==> flow/design.v <==
`timescale 1ns / 1ps
module apb_master #(parameter DATA_WIDTH = 32, parameter ADDR_WIDTH = 32) (
		output 					PSEL,
		output 					PENABLE,
		output  [ADDR_WIDTH-1:0] PADDR,
		output  [DATA_WIDTH-1:0]	PWRDATA,
		output  					PWRITE,
		output  [DATA_WIDTH-1:0]	PRDATA_o,
		input  [DATA_WIDTH-1:0]	PRDATA,
		input  [DATA_WIDTH-1:0] data_i,
		input  [ADDR_WIDTH-1:0]	addr_i,
		input 					PCLK,
		input 					PRESETn,
		input 					PREADY,
		input 					evnt_trig_i,
		input 					pwrite_i
);
parameter IDLE = 2'd0;
parameter SETUP = 2'd1;
parameter ACCESS = 2'd2;
reg [1:0]	state, next_state;
always@(posedge PCLK) begin
	if(!PRESETn)
		state <= IDLE ;
	else
		state <= next_state ;
end
always@(*) begin
	case(state)
		IDLE : begin
			if (evnt_trig_i)
				next_state <= SETUP ;
			else 
				next_state <= IDLE;
		end
		SETUP : next_state <= ACCESS;
		ACCESS : begin
			if(PREADY)
				next_state <= IDLE ;
			else 
				next_state <= ACCESS ;
		end
		default : next_state <= IDLE ;
	endcase
end
assign PSEL = PRESETn ? (state != IDLE) : 1'b0;
assign PENABLE = (state == ACCESS) ;
assign PWRITE = pwrite_i;
assign PWRDATA = data_i;
assign PADDR = addr_i;
assign PRDATA_o = PRDATA;
endmodule
`timescale 1ns / 1ps
module APB_slave #( parameter DATA_WIDTH = 32, parameter ADDR_WIDTH = 32)(
    output  reg [DATA_WIDTH-1:0] PRDATA,
    output                       PREADY_o,
    input                    PREADY,
    input   [DATA_WIDTH-1:0] PWRDATA, 
    input   [ADDR_WIDTH-1:0] PADDR,
    input                    PCLK,
    input                    PRESETn,
    input                    PWRITE,
    input                    PENABLE,
    input                    PSEL
    );
    parameter  IDLE   = 2'd0, SETUP = 2'd1, ACCESS =2'd2;
    reg [DATA_WIDTH-1:0]    APB_MEM [ADDR_WIDTH-1:0];
    reg [1:0] prsnt_state , next_state ;
    always@(posedge PCLK , negedge PRESETn) begin   
        if(!PRESETn)
            prsnt_state <= IDLE ;
        else 
            prsnt_state <= next_state ;
    end
   always@(* ) begin
        next_state <= prsnt_state;
        case (prsnt_state)
            IDLE : begin
                if(PSEL )
                    next_state <= SETUP;        
                else 
                    next_state <= IDLE;
            end
            SETUP : begin
                if(PENABLE)
                    next_state <= ACCESS;
                else 
                    next_state <= IDLE;
            end
            ACCESS : begin
                if(PREADY) begin
                    if(!PSEL) 
                        next_state <= IDLE ;
                    else
                        next_state <= SETUP ;
                end
                else 
                    next_state <= ACCESS;
            end
            default : next_state <= IDLE;
        endcase
   end
   always@(*) begin
         if(!PRESETn)
            PRDATA = 32'd0;
         else begin
            if((next_state == ACCESS) && !PWRITE && (PADDR < ADDR_WIDTH))
                PRDATA = APB_MEM[PADDR];
            else 
                PRDATA = 32'd0;    
         end
   end
   always@(posedge PCLK) begin
         if((next_state == ACCESS) && PWRITE && (PADDR < ADDR_WIDTH))
            APB_MEM[PADDR] <= PWRDATA ;
   end
   assign PREADY_o = PREADY ;
endmodule
`timescale 1ns / 1ps
module apb_top #(parameter DATA_WIDTH = 32 , parameter ADDR_WIDTH = 32) (
		output [DATA_WIDTH-1:0]	PRDATA_o,
		input 					PCLK_i,
		input 					PRESETn_i,
		input [DATA_WIDTH-1:0]	PWRDATA_i,
		input [ADDR_WIDTH-1:0]	PADDR_i,
		input 					PWRITE_i,
		input 					PREADY_i,
		input 					EVENT_i
);
	wire [DATA_WIDTH-1:0]	p_rd_intr, pwrdata_intr, paddr_intr;
	wire 					p_ready_intr, psel_intr, pena_intr, pwrite_intr;				
	apb_master  #(.DATA_WIDTH(DATA_WIDTH), .ADDR_WIDTH(ADDR_WIDTH))  master_inst(
		.PCLK(PCLK_i),
		.PRESETn(PRESETn_i),
		.evnt_trig_i(EVENT_i),
		.data_i(PWRDATA_i),
		.addr_i(PADDR_i),
		.pwrite_i(PWRITE_i),
		.PRDATA(p_rd_intr),
		.PREADY(p_ready_intr),
		.PSEL(psel_intr),
		.PENABLE(pena_intr),
		.PADDR(paddr_intr),
		.PWRDATA(pwrdata_intr),
		.PWRITE(pwrite_intr),
		.PRDATA_o(PRDATA_o)
	);
	APB_slave #(.DATA_WIDTH(DATA_WIDTH), .ADDR_WIDTH(ADDR_WIDTH)) slave_inst(
		.PREADY(PREADY_i),
		.PWRDATA(pwrdata_intr), 
		.PADDR(paddr_intr),
		.PCLK(PCLK_i),
		.PRESETn(PRESETn_i),
		.PWRITE(pwrite_intr),
		.PENABLE(pena_intr),
		.PSEL(psel_intr),
		.PRDATA(p_rd_intr),
		.PREADY_o(p_ready_intr)
	);
endmodule
# From RTL to reports: apb_top
# What the tools print for apb_top, step after step.
# Lines are those of the file above, counted from 1.
# Operators: Yosys type, input widths -> output width; for muxes data width and select width s.
# Library cell names are shortened.
# Not given: n/a
dict set report setup {
  design {apb_top}
  clock_port {PCLK_i}
  cell_library {sky130hd}
  pvt_corner {tt_025C_1v80}
}

# Word-level counts
# Counts by Yosys on the flattened word-level netlist (proc, flatten, opt, wreduce; memories kept). Register bits leave out memories and registers merged into their read ports (data or address); mux counts leave out enables and synchronous resets folded into registers. Print and check cells are left out. Cells with the same type and inputs are merged into one.
# Yosys's memory passes give these memory sizes; they may raise the number of words (mostly to a power of two), join words into wider ones and drop unused or constant bits.
dict set report word_totals {
  ff_bits 4
  wordCells 30
  memories 1
  input_bits 69
  ramBits 1024
}
# memory size word_bits read_ports wr line_no
set memory_table {}
lappend memory_table {slave_inst.APB_MEM 32 32 1 1 67} ;# reg [DATA_WIDTH-1:0]    APB_MEM [ADDR_WIDTH-1:0];
dict set report op_classes {
  n_reduce_logical 8
  eq_ne 5
  compare 1
  mux 13
}
# cell count
set ops {}
lappend ops {{$mux 32} 3}
lappend ops {{$lt 32x6->1 const B} 1}
lappend ops {{$pmux 2 s3} 2}
lappend ops {{$eq 2x2->1 const B} 3}
lappend ops {{$mux 2} 3}
lappend ops {{$mux 5} 1}
lappend ops {{$logic_and 1x1->1} 4}
lappend ops {{$eq 2x1->1 const B} 2}
lappend ops {{$logic_not 2->1} 2}
lappend ops {{$mux 1} 4}
lappend ops {{$reduce_bool 2->1} 1}
lappend ops {{$logic_not 1->1} 1}

# Logic depth
# Yosys ltp: most cells in a row. Word level: on the elaborated netlist, between registers, memories and ports. Mapped: between sequential cells and ports; inverters and the memories' decode and read muxes count.
dict set report logic_depth {
  word_depth 10
  abc_area 0
  ltp_mapped 9
}

# Synthesis result
# The flow's flattened synthesis, as Yosys stat reports it; memories are mapped. The netlist is that of the ABC_AREA named above (0 if unset); the other value can give another one.
# Totals and module areas in this step are rounded.
# cell_type count area_total_um2
set types {}
lappend types {edfxtp_1 1024 3.07E+04}
lappend types {mux2i_1 374 3743.59}
lappend types {mux4_2 67 1.51E+03}
lappend types {a22oi_1 75 563.04}
lappend types {a221oi_1 56 490.47}
lappend types {a22o_1 56 490.47}
lappend types {nor4b_2 30 450.432}
lappend types {buf_2 67 335.322}
lappend types {nor4_1 39 243.984}
lappend types {clkbuf_1 43 161.405}
lappend types {nand3_1 31 155.149}
lappend types {o21ai_0 29 145.139}
lappend types {nor2_1 37 138.883}
lappend types {dfrtp_1 2 50.048}
lappend types {o22ai_1 8 50.048}
lappend types {mux2_2 4 45.043}
lappend types {dfxtp_1 2 40.038}
lappend types {nor4bb_1 4 40.038}
# Not listed: further types 26, cells in them 62.
dict set report mapped {
  cells 2010
  sequential_area_um2 30870
  n_buf 121
  ffs 1029
  mapped_area_um2 39840
}
# The figures by module come from a second, unflattened synthesis with its own total; it is not the netlist above.
dict set report hier_totals {
  hier_cells 1974
  area_unflattened_um2 40150
}
# Rows give one instance, submodules left out.
# mod instances cells area_um2
set modules {}
lappend modules {APB_slave 1 1868 39340}
lappend modules {apb_master 1 106 814.5}
lappend modules {apb_top 1 0 0.0}

# Worst setup path after synthesis
# Path of least setup slack by OpenSTA after synthesis, without wires, with an ideal clock, recovery checks aside; 20% of the period is set as input and as output delay. Where synthesis merged equal registers, the netlist keeps one of their names.
dict set report synth_path {
  kind {input -> register}
  from {in PADDR_i[17]}
  to {mem slave_inst.APB_MEM[15][0]}
  delay_ns 4.801
  setup_ns 0.502
  arrival_ns 5.499
  slack_ns -0.001
  stages 6
  in_delay_ns 1.200
  n_path_buf 2
  period_ns 6.0
  t_required_ns 5.498
  period_less_setup_slack_ns 6.001
}
# "delay_ns" = arrival - input delay + setup time.
# "stages": output pins that drive a net of the path, with the launching flip-flop's if there is one; two outputs of one cell count as two.
# "period_less_setup_slack_ns" is the clock period less the worst setup slack; recovery checks do not enter. This is arithmetic on one report: input and output delays are still those of the set period (20% each).
# The rows between start and end are the longest chain of elaborated cells between them; the timing report does not say that the signal goes this way. Where chains are equally long, one stands for them.
# Each line given opens the expression or statement behind the cell; cells for indexed reads and writes are added by Yosys, which also makes memories of some case tables.
# The path ends at the enable pin of a flip-flop; only ways to that pin are counted.
dict set report synth_via {
  path_cell_list {nor4_1 nand2_1 or4_1 buf_2 clkbuf_1 nor4_1}
  elab_chain_cells 3
  cells_between 4
  cone_classes {compare (1); mux (2); reduce/logical (1)}
}
# item line_no
set synth_lines {}
lappend synth_lines {{start, declared} 125} ;# input [ADDR_WIDTH-1:0] PADDR_i,
lappend synth_lines {{$lt 32x6->1} 114} ;# if((next_state == ACCESS) && PWRITE && (PADDR < ADDR_WIDTH))
lappend synth_lines {{$logic_and 1x1->1} 114}
lappend synth_lines {{$mux 5} 114}
lappend synth_lines {{end, declared} 67} ;# reg [DATA_WIDTH-1:0]    APB_MEM [ADDR_WIDTH-1:0];

# Path in the finished layout
# Path of least setup slack in the final report of stored run 1 (OpenROAD, finished layout, wires in). Where an end is a register, its clock arrival counts in the times.
dict set report layout_path {
  kind {input -> output}
  from {in PRESETn_i}
  to {out PRDATA_o[28]}
  t_required_ns 7.10
  slack_ns 1.23
  period_ns 8.88
  in_delay_ns 1.78
  output_delay_ns 1.78
  stages 8
  n_path_buf 3
  arrival_ns 5.88
}
# The rows between start and end are the longest chain of elaborated cells between them; the timing report does not say that the signal goes this way. Where chains are equally long, one stands for them.
dict set report layout_via {
  path_cell_list {clkdlybuf4s50_1 o21ai_1 nor2_1 or4_2 buf_4 nor4_4 nor4b_2 clkdlybuf4s50_1}
  elab_chain_cells 9
  cells_between 9
  cone_classes {eq/ne (1); mux (6); reduce/logical (2)}
}
# item line_no
set layout_lines {}
lappend layout_lines {{start, declared} 123} ;# input PRESETn_i,
lappend layout_lines {{$mux 1} 46} ;# assign PSEL = PRESETn ? (state != IDLE) : 1'b0;
lappend layout_lines {{$mux 1} 92} ;# if(!PSEL)
lappend layout_lines {{$mux 2} 91} ;# if(PREADY) begin
lappend layout_lines {{$pmux 2 s3} 77} ;# case (prsnt_state)
lappend layout_lines {{$eq 2x2->1} 107} ;# if((next_state == ACCESS) && !PWRITE && (PADDR < ADDR_WIDTH))
lappend layout_lines {{$logic_and 1x1->1 (2 in a row)} 107}
lappend layout_lines {{$mux 32} 107}
lappend layout_lines {{$mux 32} 104} ;# if(!PRESETn)
lappend layout_lines {{end, declared} 121} ;# output [DATA_WIDTH-1:0] PRDATA_o,

Memo
Re: implementation data of apb_top

apb_top through Yosys and OpenROAD on sky130hd: 4 stored runs, unordered, with their settings and measured results. The constraints put input and output delay at 20% of the set period each and load the outputs with 0.01 pF.
"period_reached_ns" = clock period - worst setup slack. The figure is calculated, with input and output delays left at 20% of the set period.
"worst_path_time_ns" means the part of the period allowed to the worst setup path (the constraints hold back 20% at inputs and 20% at outputs) less its slack; where the path has registers, the arrival times of their clocks count too.
"total_power_uw" is the tool's figure for a default switching activity; nothing was simulated.
The results are shown rounded.

# stored run 1
==> flow/run.sh <==
#!/bin/bash
# the make line also repeats the synthesis and layout settings of config.mk as NAME=value (left out here)
make -C /OpenROAD-flow-scripts/flow DESIGN_CONFIG=/design/flow/config.mk WORK_HOME=/design/flow/orfs CLKGATE_MAP_FILE= finish
==> flow/config.mk <==
export PLATFORM = sky130hd
export DESIGN_NAME = apb_top
export DESIGN_NICKNAME = apb_top
export VERILOG_FILES = /design/flow/design.v
export SDC_FILE = /design/flow/constraint.sdc
export NUM_CORES = 4
export LEC_CHECK = 0
export CAP_MARGIN = 0
export CELL_PAD_IN_SITES_GLOBAL_PLACEMENT = 2
export CORE_MARGIN = 2
export CORE_UTILIZATION = 59
export GPL_TIMING_DRIVEN = 1
export PLACE_DENSITY_LB_ADDON = 0.23
export SLEW_MARGIN = 20
==> flow/constraint.sdc <==
create_clock -name core_clock -period 8.88 [get_ports {PCLK_i}]
set_input_delay 1.7760 -clock core_clock [delete_from_list [all_inputs] [get_ports {PCLK_i}]]
set_output_delay 1.7760 -clock core_clock [all_outputs]
set_load 0.01 [all_outputs]

==> stored run 1: results <==
post_synth_area_um2=39840
die_um2=69620
post_route_stdcell_area_um2=45450
final_util_pct=67.8
worst_setup_slack_ns=1.228
tns_ns=0.000
timing.hold.ws_ns=0.536
total_power_uw=9697
period_reached_ns=7.652
worst_path_time_ns=4.10
worstPathKind="input -> output"

# stored run 2
==> flow/run.sh <==
#!/bin/bash
# the make line also repeats the synthesis and layout settings of config.mk as NAME=value (left out here)
make -C /OpenROAD-flow-scripts/flow DESIGN_CONFIG=/design/flow/config.mk WORK_HOME=/design/flow/orfs CLKGATE_MAP_FILE= finish
==> flow/config.mk <==
export PLATFORM = sky130hd
export DESIGN_NAME = apb_top
export DESIGN_NICKNAME = apb_top
export VERILOG_FILES = /design/flow/design.v
export SDC_FILE = /design/flow/constraint.sdc
export NUM_CORES = 4
export LEC_CHECK = 0
export CAP_MARGIN = 20
export CORE_ASPECT_RATIO = 1.43
export CORE_MARGIN = 10
export CORE_UTILIZATION = 52
export MIN_ROUTING_LAYER = met1
export PLACE_DENSITY_LB_ADDON = 0.27
export SLEW_MARGIN = 30
==> flow/constraint.sdc <==
create_clock -name core_clock -period 4.83 [get_ports {PCLK_i}]
set_input_delay 0.9660 -clock core_clock [delete_from_list [all_inputs] [get_ports {PCLK_i}]]
set_output_delay 0.9660 -clock core_clock [all_outputs]
set_load 0.01 [all_outputs]

==> stored run 2: results <==
post_synth_area_um2=39840
die_um2=88270
post_route_stdcell_area_um2=46630
final_util_pct=61.4
worst_setup_slack_ns=0.064
tns_ns=0.000
timing.hold.ws_ns=0.536
total_power_uw=17970
period_reached_ns=4.766
worst_path_time_ns=2.83
worstPathKind="input -> output"

# stored run 3
==> flow/run.sh <==
#!/bin/bash
# the make line also repeats the synthesis and layout settings of config.mk as NAME=value (left out here)
make -C /OpenROAD-flow-scripts/flow DESIGN_CONFIG=/design/flow/config.mk WORK_HOME=/design/flow/orfs CLKGATE_MAP_FILE= finish
==> flow/config.mk <==
export PLATFORM = sky130hd
export DESIGN_NAME = apb_top
export DESIGN_NICKNAME = apb_top
export VERILOG_FILES = /design/flow/design.v
export SDC_FILE = /design/flow/constraint.sdc
export NUM_CORES = 4
export LEC_CHECK = 0
export ABC_AREA = 0
export CAP_MARGIN = 20
export CELL_PAD_IN_SITES_DETAIL_PLACEMENT = 1
export CORE_MARGIN = 10
export CORE_UTILIZATION = 31
export CTS_CLUSTER_DIAMETER = 307
export GPL_ROUTABILITY_DRIVEN = 0
export PLACE_DENSITY = 0.64
export SLEW_MARGIN = 40
export TNS_END_PERCENT = 90
==> flow/constraint.sdc <==
create_clock -name core_clock -period 6.78 [get_ports {PCLK_i}]
set_input_delay 1.3560 -clock core_clock [delete_from_list [all_inputs] [get_ports {PCLK_i}]]
set_output_delay 1.3560 -clock core_clock [all_outputs]
set_load 0.01 [all_outputs]

==> stored run 3: results <==
post_synth_area_um2=39840
die_um2=143300
post_route_stdcell_area_um2=46780
final_util_pct=36.6
worst_setup_slack_ns=0.466
tns_ns=0.000
timing.hold.ws_ns=0.549
total_power_uw=13010
period_reached_ns=6.314
worst_path_time_ns=3.60
worstPathKind="input -> output"

# stored run 4
==> flow/run.sh <==
#!/bin/bash
# the make line also repeats the synthesis and layout settings of config.mk as NAME=value (left out here)
make -C /OpenROAD-flow-scripts/flow DESIGN_CONFIG=/design/flow/config.mk WORK_HOME=/design/flow/orfs CLKGATE_MAP_FILE= finish
==> flow/config.mk <==
export PLATFORM = sky130hd
export DESIGN_NAME = apb_top
export DESIGN_NICKNAME = apb_top
export VERILOG_FILES = /design/flow/design.v
export SDC_FILE = /design/flow/constraint.sdc
export NUM_CORES = 4
export LEC_CHECK = 0
export CAP_MARGIN = 20
export CELL_PAD_IN_SITES_GLOBAL_PLACEMENT = 2
export CORE_ASPECT_RATIO = 1.43
export CORE_MARGIN = 10
export CORE_UTILIZATION = 50
export CTS_CLUSTER_SIZE = 89
export GPL_ROUTABILITY_DRIVEN = 0
export MIN_ROUTING_LAYER = met1
export PLACE_DENSITY_LB_ADDON = 0.27
export SLEW_MARGIN = 30
==> flow/constraint.sdc <==
create_clock -name core_clock -period 4.83 [get_ports {PCLK_i}]
set_input_delay 0.9660 -clock core_clock [delete_from_list [all_inputs] [get_ports {PCLK_i}]]
set_output_delay 0.9660 -clock core_clock [all_outputs]
set_load 0.01 [all_outputs]

==> stored run 4: results <==
post_synth_area_um2=39840
die_um2=91560
post_route_stdcell_area_um2=46880
final_util_pct=59.5
worst_setup_slack_ns=0.117
tns_ns=0.000
timing.hold.ws_ns=0.533
total_power_uw=17970
period_reached_ns=4.713
worst_path_time_ns=2.78
worstPathKind="input -> output"
